==> flow/design.v <==
module ALU #(parameter w = 8) (
    clk, rst, CE, IN_valid, MODE, CMD, OPA, OPB, Cin,
    ERR, RES, OF, COUT, G, L, E);
    input clk;
    input rst;
    input CE;
    input [1:0] IN_valid;
    input MODE;
    input [3:0] CMD;
    input [w-1:0] OPA;
    input [w-1:0] OPB;
    input Cin;
    output reg ERR;
    output reg OF;
    output reg COUT;
    output reg G;
    output reg L;
    output reg E;
    output reg [2*w:0] RES;
reg [1:0] IN_valid_t;
reg [3:0] CMD_t;
reg MODE_t, Cin_t;
reg [w-1:0] OPA_t, OPB_t;
reg ERR_t, OF_t, COUT_t, G_t, L_t, E_t;
reg [2*w:0] RES_t, RES_m;
reg signed [w-1:0] sOPA, sOPB;
reg signed [2*w:0] sRES;
reg [$clog2(w)-1:0] shift_amount;
always @(posedge clk or posedge rst) begin  
    if(rst) begin
        OPA_t <= 0;
        OPB_t <= 0;
        Cin_t <= 0;
        IN_valid_t <= 0;
        MODE_t <= 0;
        CMD_t <= 0; end
     else if(CE) begin
        OPA_t <= OPA;
        OPB_t <= OPB;
        Cin_t <= Cin;
        IN_valid_t <= IN_valid;
        MODE_t <= MODE;
        CMD_t <= CMD; end   
end
always @(*) begin
    ERR_t = 0;    
    sOPA = 0;
    sOPB = 0;
    sRES = 0;
    shift_amount = 0;
    OF_t = 0;
    COUT_t = 0;
    G_t = 0;
    L_t = 0;
    E_t = 0;
    RES_t = 0;
    if(MODE_t) begin
        case(CMD_t)
            4'b0000: begin 
                        if(IN_valid_t == 2'b11) begin
                            RES_t = OPA_t + OPB_t;
                            COUT_t = RES_t[w]; end
                        else ERR_t = 1; end
            4'b0001: begin 
                        if(IN_valid_t == 2'b11) begin
                            RES_t = OPA_t - OPB_t;
                            OF_t = (OPA_t < OPB_t) ? 1 : 0; end
                        else ERR_t = 1; end
            4'b0010: begin 
                        if(IN_valid_t == 2'b11) begin
                            RES_t = OPA_t + OPB_t + Cin_t;
                            COUT_t = RES_t[w]; end
                        else ERR_t = 1; end
            4'b0011: begin 
                        if(IN_valid_t == 2'b11) begin
                            RES_t = OPA_t - OPB_t - Cin_t;
                            OF_t = (OPA_t < (OPB_t + Cin_t)); end
                        else ERR_t = 1; end
            4'b0100: begin 
                        if(IN_valid_t[0] == 1'b1) begin
                            RES_t = OPA_t + 1'b1;
                            COUT_t = RES_t[w]; end
                        else ERR_t = 1; end
            4'b0101: begin 
                        if(IN_valid_t[0] == 1'b1) begin
                            RES_t = OPA_t - 1'b1;
                            OF_t = RES_t[w]; end
                        else ERR_t = 1; end
            4'b0110: begin 
                        if(IN_valid_t[1] == 1'b1) begin
                            RES_t = OPB_t + 1'b1;
                            COUT_t = RES_t[w]; end
                        else ERR_t = 1; end
            4'b0111: begin 
                        if(IN_valid_t[1] == 1'b1) begin
                            RES_t = OPB_t - 1'b1;
                            OF_t = RES_t[w]; end
                        else ERR_t = 1; end
            4'b1000: begin 
                        if(IN_valid_t == 2'b11) begin
                            E_t = (OPA_t == OPB_t) ? 1 : 0;
                            L_t = (OPA_t < OPB_t) ? 1 : 0;
                            G_t = (OPA_t > OPB_t) ? 1 : 0; end
                        else ERR_t = 1; end
            4'b1001: begin 
                        if(IN_valid_t == 2'b11) begin
                            RES_t = (OPA_t + 1) * (OPB_t + 1); end
                        else ERR_t = 1; end
            4'b1010: begin 
                        if(IN_valid_t == 2'b11) begin
                            RES_t = (OPA_t << 1) * OPB_t; end
                        else ERR_t = 1; end
            4'b1011: begin
                        if(IN_valid_t == 2'b11) begin
                            sOPA = $signed(OPA_t);
                            sOPB = $signed(OPB_t);
                            sRES = sOPA + sOPB;
                            RES_t = sRES;
                            OF_t = ((sOPA[w-1] == sOPB[w-1]) && (sRES[w-1] != sOPA[w-1]));
                            E_t = (sOPA == sOPB) ? 1 : 0;
                            L_t = (sOPA < sOPB) ? 1 : 0;
                            G_t = (sOPA > sOPB) ? 1 : 0; end
                        else ERR_t = 1; end
            4'b1100: begin
                        if(IN_valid_t == 2'b11) begin
                            sOPA = $signed(OPA_t);
                            sOPB = $signed(OPB_t);
                            sRES = sOPA - sOPB;
                            RES_t = sRES;
                            OF_t = ((sOPA[w-1] != sOPB[w-1]) && (sRES[w-1] != sOPA[w-1]));
                            E_t = (sOPA == sOPB) ? 1 : 0;
                            L_t = (sOPA < sOPB) ? 1 : 0;
                            G_t = (sOPA > sOPB) ? 1 : 0; end
                        else ERR_t = 1; end
            default: begin
                        RES_t = 0;
                        COUT_t = 1'b0;
                        OF_t = 1'b0;
                        G_t = 1'b0;
                        E_t = 1'b0;
                        L_t = 1'b0;
                        ERR_t = 1'b1; end
             endcase
             end
    else begin 
        case(CMD_t)
          4'b0000: begin
                      if(IN_valid_t == 2'b11) begin
                          RES_t = OPA_t & OPB_t; end
                      else ERR_t = 1; end
          4'b0001: begin
                      if(IN_valid_t == 2'b11) begin
                          RES_t = ~(OPA_t & OPB_t);
                          RES_t[2*w-1 : 8] = 0; end
                      else ERR_t = 1; end
          4'b0010: begin
                      if(IN_valid_t == 2'b11) begin
                          RES_t = OPA_t | OPB_t; end
                      else ERR_t = 1; end
          4'b0011: begin
                      if(IN_valid_t == 2'b11) begin
                          RES_t = ~(OPA_t | OPB_t);
                          RES_t[2*w-1 : 8] = 0; end
                      else ERR_t = 1; end
          4'b0100: begin
                      if(IN_valid_t == 2'b11) begin
                          RES_t = OPA_t ^ OPB_t; end
                      else ERR_t = 1; end
          4'b0101: begin
                      if(IN_valid_t == 2'b11) begin
                          RES_t = ~(OPA_t ^ OPB_t);
                          RES_t[2*w-1 : 8] = 0; end
                      else ERR_t = 1; end
          4'b0110: begin
                      if(IN_valid_t[0] == 1'b1) begin
                          RES_t = ~OPA_t;
                          RES_t[2*w-1 : 8] = 0; end
                      else ERR_t = 1; end
          4'b0111: begin
                      if(IN_valid_t[1] == 1'b1) begin
                          RES_t = ~OPB_t;
                          RES_t[2*w-1 : 8] = 0; end
                      else ERR_t = 1; end
          4'b1000: begin
                      if(IN_valid_t[0] == 1'b1) begin
                          RES_t = OPA_t >> 1; end
                      else ERR_t = 1; end
          4'b1001: begin
                      if(IN_valid_t[0] == 1'b1) begin
                          RES_t = OPA_t << 1; end
                      else ERR_t = 1; end
          4'b1010: begin
                      if(IN_valid_t[1] == 1'b1) begin
                          RES_t = OPB_t >> 1; end
                      else ERR_t = 1; end
          4'b1011: begin
                      if(IN_valid_t[1] == 1'b1) begin
                          RES_t = OPB_t << 1; end
                      else ERR_t = 1; end
          4'b1100: begin 
                      if(IN_valid_t == 2'b11) begin
                          if( |(OPB_t[(w-1) : ($clog2(w)+1)]))
                               ERR_t = 1;
                          else begin
                               shift_amount = OPB_t[$clog2(w)-1:0];
                               RES_t = {1'b0, ((OPA_t << shift_amount) | OPA_t >> (w - shift_amount))}; end end
                      else  ERR_t = 1; end
          4'b1101: begin 
                      if(IN_valid_t == 2'b11) begin
                          if( |(OPB_t[(w-1) : ($clog2(w)+1)]))
                               ERR_t = 1;
                          else begin
                               shift_amount = OPB_t[$clog2(w)-1:0];
                               RES_t = {1'b0, ((OPA_t >> shift_amount) | OPA_t << (w - shift_amount))}; end end
                      else  ERR_t = 1; end
          default: begin
                        RES_t = 0;
                        ERR_t = 1'b1; end
             endcase
             end
end
always @(posedge clk or posedge rst) begin
    if (rst) begin
        RES  <= 0;
        COUT <= 0;
        OF   <= 0;
        G    <= 0;
        L    <= 0;
        E    <= 0;
        ERR  <= 0;
        RES_m <= 0;
    end 
    else if (CE) begin
        if ((CMD_t == 4'b1001 || CMD_t == 4'b1010) && MODE_t == 1) begin
            RES_m <= RES_t;
            RES <= RES_m;
        end
        else
            RES <= RES_t;
            COUT <= COUT_t;
            OF   <= OF_t;
            G    <= G_t;
            L    <= L_t;
            E    <= E_t;
            ERR  <= ERR_t;
  end
end
endmodule
# Tool chain data of ALU

The steps from the RTL of ALU to its reports follow in flow order.
Line numbers count from 1 in the design file above.
Operators: Yosys type, input widths -> output width; for muxes data width and select width s.
Library cell names are shortened.
A cell with - has no value.

Top module: ALU
Clock input: clk
Library: sky130hd
Library corner: tt_025C_1v80

# Word level

Yosys after proc, flatten, opt, wreduce and memory -nomap, before mapping. Enables and synchronous resets that opt folds into registers are not counted as muxes. Memory bits, and registers merged into a memory's read port (data or address), are not among the register bits. Print and check cells are not counted.

Output and inout bits: 23
Register bits: 64
Bits of input ports: 27
Word-level cells: 160

Reduce/logical cells: 15
Equality and inequality tests: 20
$lt $le $gt $ge: 5
Multipliers: 2
Shift-type cells: 4
Bitwise gates (word level): 10
Multiplexer cells: 76
Add/subtract/negate cells: 14

Operators by type and width:

| kind                | count |
| $pmux 17 s14        | 1 |
| $pmux 17 s12        | 1 |
| $mux 17             | 10 |
| $mul 9x9->17        | 1 |
| $mul 8x8->16        | 1 |
| $mux 8              | 12 |
| $not 8->17          | 5 |
| $mux 9              | 5 |
| $mux 1              | 37 |
| $add 8x1->9 const B | 4 |
| $shl 8x32->8        | 1 |
| $shr 8x32->8        | 1 |
| $eq 4x4->1 const B  | 6 |
| $lt 8x8->1          | 3 |
| $or 8x8->8          | 3 |
| $sub 8x1->9 const B | 2 |
| $add 8x8->9         | 2 |
| $sub 8x8->9         | 2 |
| $sub 17x1->17       | 1 |
| $eq 4x3->1 const B  | 4 |
| $gt 8x8->1          | 2 |
| $eq 8x8->1          | 2 |
| $mux 7              | 2 |
| $add 9x1->10        | 1 |
| $mux 10             | 1 |
| $reduce_or 9->1     | 1 |
| $reduce_or 2->1     | 4 |
| $eq 4x2->1 const B  | 2 |

Not listed: further kinds 21, cells in them 29.

# Longest topological paths

Yosys ltp: most cells in a row. Word level: on the elaborated netlist, between registers, memories and ports. Mapped: between sequential cells and ports; inverters and the memories' decode and read muxes count.

Word-level depth: 8
ABC_AREA: 0
Gate-level depth with buffers: 24
Mapped depth without buffers: 21

# Netlist

Source: synth_stat.txt of the flow (Yosys; design flattened, memories mapped). It holds for the ABC_AREA given above (unset counts as 0); a run with the other value may have another netlist.
The area totals of this step are shown rounded.

Buffers: 87
Cell count: 1517
Sequential part of the area: 0.0016 mm²
Mapped flip-flops: 64
Mapped area: 0.0117 mm²

Cells by type:

| type     | count | total area (µm²) |
| fa_1     | 87    | 1741.67 |
| dfrtp_1  | 64    | 1.6E+03 |
| ha_1     | 116   | 1.45E+03 |
| nor2_1   | 169   | 634.358 |
| xnor2_1  | 66    | 578.054 |
| nand2_1  | 150   | 563.04 |
| inv_1    | 146   | 548.026 |
| o21ai_0  | 89    | 445.427 |
| a21oi_1  | 64    | 320.307 |
| clkbuf_1 | 66    | 247.738 |
| a22oi_1  | 30    | 225.216 |
| nand3_1  | 43    | 215.206 |
| mux2i_1  | 21    | 210.202 |
| nor3_1   | 37    | 185.178 |
| nand2b_1 | 29    | 181.424 |
| o221ai_1 | 16    | 140.134 |
| xor2_1   | 16    | 140.134 |
| o22ai_1  | 22    | 137.632 |

Other cell types: 64; their cells: 286.

# Timing after synthesis

OpenSTA on the mapped netlist: ideal clock, no wires. The path of least setup slack (recovery checks aside). Input and output delay are each 20% of the period. Register names are those of the netlist, which keeps one name where synthesis merged equal registers.

Kind: register to register
From: reg OPB_t[1]
To: reg RES[16]
Launch time at the first pin: 0.000 ns
Driving pins on the path: 24
Slack: -0.378 ns
Delay of the path: 6.378 ns
Required time: 5.905 ns
Buffers on the path: 4
Period: 6.0 ns
Arrival: 6.283 ns
Setup time: 0.095 ns
Synthesis period reached: 6.378 ns

"delay of the path" = arrival - input delay + setup time.
"driving pins on the path": output pins that drive a net of the path, with the launching flip-flop's if there is one; two outputs of one cell count as two.
"synthesis period reached" = period - worst setup slack (recovery checks aside). The figure is calculated, with input and output delays left at 20% of the set period.
The rows between start and end are the longest chain of elaborated cells between them; the timing report does not say that the signal goes this way. Where chains are equally long, one stands for them.
A line is the first line of the expression or statement that the cell stems from. Yosys adds cells for indexed reads and writes and turns some case tables into memories.
A register here has more assigning lines than the two given.

Cells stage by stage: dfrtp_1 > clkbuf_1 > clkinv_1 > clkbuf_1 > ha_1 > clkbuf_1 > buf_1 > nand2_1 > fa_1 > inv_1 > fa_1 > fa_1 > inv_1 > fa_1 > inv_1 > ha_1 > and3_1 > a22o_1 > o41ai_1 > o21ai_0 > and2_1 > o21ai_0 > a211oi_1 > o31ai_1
Cells in the longest elaborated chain: 6
Elaborated cells between the ends (all ways): 18
Those cells by class: 6 x add/sub; 2 x mul; 10 x mux

RTL lines, path after synthesis:

| item          | line | RTL |
| from (decl)   | 23   | `reg [w-1:0] OPA_t, OPB_t;` |
| from (assign) | 32   | `OPB_t <= 0;` |
| from (assign) | 39   | `OPB_t <= OPB;` |
| $add 8x1->9   | 107  | `RES_t = (OPA_t + 1) * (OPB_t + 1); end` |
| $mul 9x9->17  | 107  |  |
| $mux 17       | 106  | `if(IN_valid_t == 2'b11) begin` |
| $pmux 17 s12  | 58   | `case(CMD_t)` |
| $mux 17       | 57   | `if(MODE_t) begin` |
| $mux 17       | 234  | `if ((CMD_t == 4'b1001 \|\| CMD_t == 4'b1010) && MODE_t == 1) begin` |
| to (assign)   | 236  | `RES <= RES_m;` |
| to (assign)   | 239  | `RES <= RES_t;` |
| to (decl)     | 19   | `output reg [2*w:0] RES;` |

# Worst path after layout

Path of least setup slack in the final report of run 2 (OpenROAD, finished layout, wires in). Where an end is a register, its clock arrival counts in the times.

Kind: register to register
From: reg OPA_t[1]
To: reg RES[16]
Arrival: 7.05 ns
Setup time: 0.09 ns
Buffers on the path: 0
Period: 8.19 ns
Driving pins on the path: 20
Required time: 8.44 ns
Launch time at the first pin: 0.35 ns
Slack: 1.39 ns

The rows between start and end are the longest chain of elaborated cells between them; the timing report does not say that the signal goes this way. Where chains are equally long, one stands for them.
A register here has more assigning lines than the two given.

Cells stage by stage: dfrtp_1 > clkinv_1 > ha_1 > inv_1 > nor2_1 > fa_1 > fa_1 > fa_1 > inv_1 > fa_1 > inv_1 > ha_1 > and3_1 > a22o_1 > o41ai_1 > o21ai_0 > and2_1 > o21ai_0 > a211oi_1 > o31ai_1
Cells in the longest elaborated chain: 6
Elaborated cells between the ends (all ways): 18
Those cells by class: 6 x add/sub; 2 x mul; 10 x mux

RTL lines, path post-layout:

| item          | line | RTL |
| from (decl)   | 23   | `reg [w-1:0] OPA_t, OPB_t;` |
| from (assign) | 31   | `OPA_t <= 0;` |
| from (assign) | 38   | `OPA_t <= OPA;` |
| $add 8x1->9   | 107  | `RES_t = (OPA_t + 1) * (OPB_t + 1); end` |
| $mul 9x9->17  | 107  |  |
| $mux 17       | 106  | `if(IN_valid_t == 2'b11) begin` |
| $pmux 17 s12  | 58   | `case(CMD_t)` |
| $mux 17       | 57   | `if(MODE_t) begin` |
| $mux 17       | 234  | `if ((CMD_t == 4'b1001 \|\| CMD_t == 4'b1010) && MODE_t == 1) begin` |
| to (assign)   | 236  | `RES <= RES_m;` |
| to (assign)   | 239  | `RES <= RES_t;` |
| to (decl)     | 19   | `output reg [2*w:0] RES;` |

Subject: flow runs of ALU

Hi,

Top module ALU; platform sky130hd; tools Yosys and OpenROAD; 4 stored runs in no particular order. Input and output delays are each 20% of the period that was set; the output load is 0.01 pF.
"clock period achieved" is the run's clock period less its worst setup slack. It is reckoned from that one timing run; input and output delays stay at 20% of the period that was set.
"time used up by the worst setup path" means the part of the period allowed to the worst setup path (the constraints hold back 20% at inputs and 20% at outputs) less its slack; where the path has registers, the arrival times of their clocks count too.
"power consumption" is the tool's figure for a default switching activity; nothing was simulated.
Values from the reports are rounded here.
A setting shown as -- is not set for that run.
Among the results, -- means that no value is shown for the run.

| setting or result                         | run 1 | run 2                | run 3                | run 4 |
| ABC_AREA                                  | 1     | --                   | --                   | --    |
| CAP_MARGIN                                | 20    | 20                   | 20                   | 25    |
| CELL_PAD_IN_SITES_DETAIL_PLACEMENT        | 1     | --                   | --                   | 2     |
| CORE_MARGIN                               | 10    | 2                    | 2                    | 2     |
| CORE_UTILIZATION                          | 62    | 40                   | 21                   | 42    |
| CTS_CLUSTER_DIAMETER                      | 278   | --                   | --                   | 158   |
| CTS_CLUSTER_SIZE                          | 12    | --                   | --                   | 22    |
| GPL_ROUTABILITY_DRIVEN                    | 0     | --                   | --                   | --    |
| GPL_TIMING_DRIVEN                         | 0     | --                   | --                   | 1     |
| MIN_ROUTING_LAYER                         | met1  | --                   | --                   | met2  |
| SETUP_SLACK_MARGIN                        | 0.4   | --                   | --                   | 2.1   |
| TNS_END_PERCENT                           | 70    | --                   | --                   | --    |
| period_ns                                 | 9.96  | 8.19                 | 5.8                  | 7.2   |
| SLEW_MARGIN                               | 20    | 20                   | 20                   | 10    |
| CELL_PAD_IN_SITES_GLOBAL_PLACEMENT        | --    | --                   | --                   | 0     |
| CORE_ASPECT_RATIO                         | --    | --                   | --                   | 0.73  |
| HOLD_SLACK_MARGIN                         | --    | --                   | --                   | 0.14  |
| area of the synthesized netlist (mm²)     | --    | 0.0117               | 0.0117               | --    |
| overall die area (mm²)                    | --    | 0.0307               | 0.0578               | --    |
| standard-cell area after routing (mm²)    | --    | 0.0129               | 0.0139               | --    |
| utilization after routing (%)             | --    | 44.9                 | 25.3                 | --    |
| worst setup slack after layout (ns)       | --    | 1.39                 | 0.247                | --    |
| total negative slack (ns)                 | --    | 0.000                | 0.000                | --    |
| smallest hold slack (ns)                  | --    | 0.477                | 0.481                | --    |
| power consumption (mW)                    | --    | 2.71                 | 4.05                 | --    |
| clock period achieved (ns)                | --    | 6.796                | 5.553                | --    |
| time used up by the worst setup path (ns) | --    | 6.80                 | 5.55                 | --    |
| critical path kind                        | --    | register to register | register to register | --    |

Run 1: incomplete, placement halted on DPL-0033
Run 4: incomplete, routing halted on GRT-0116

Regards
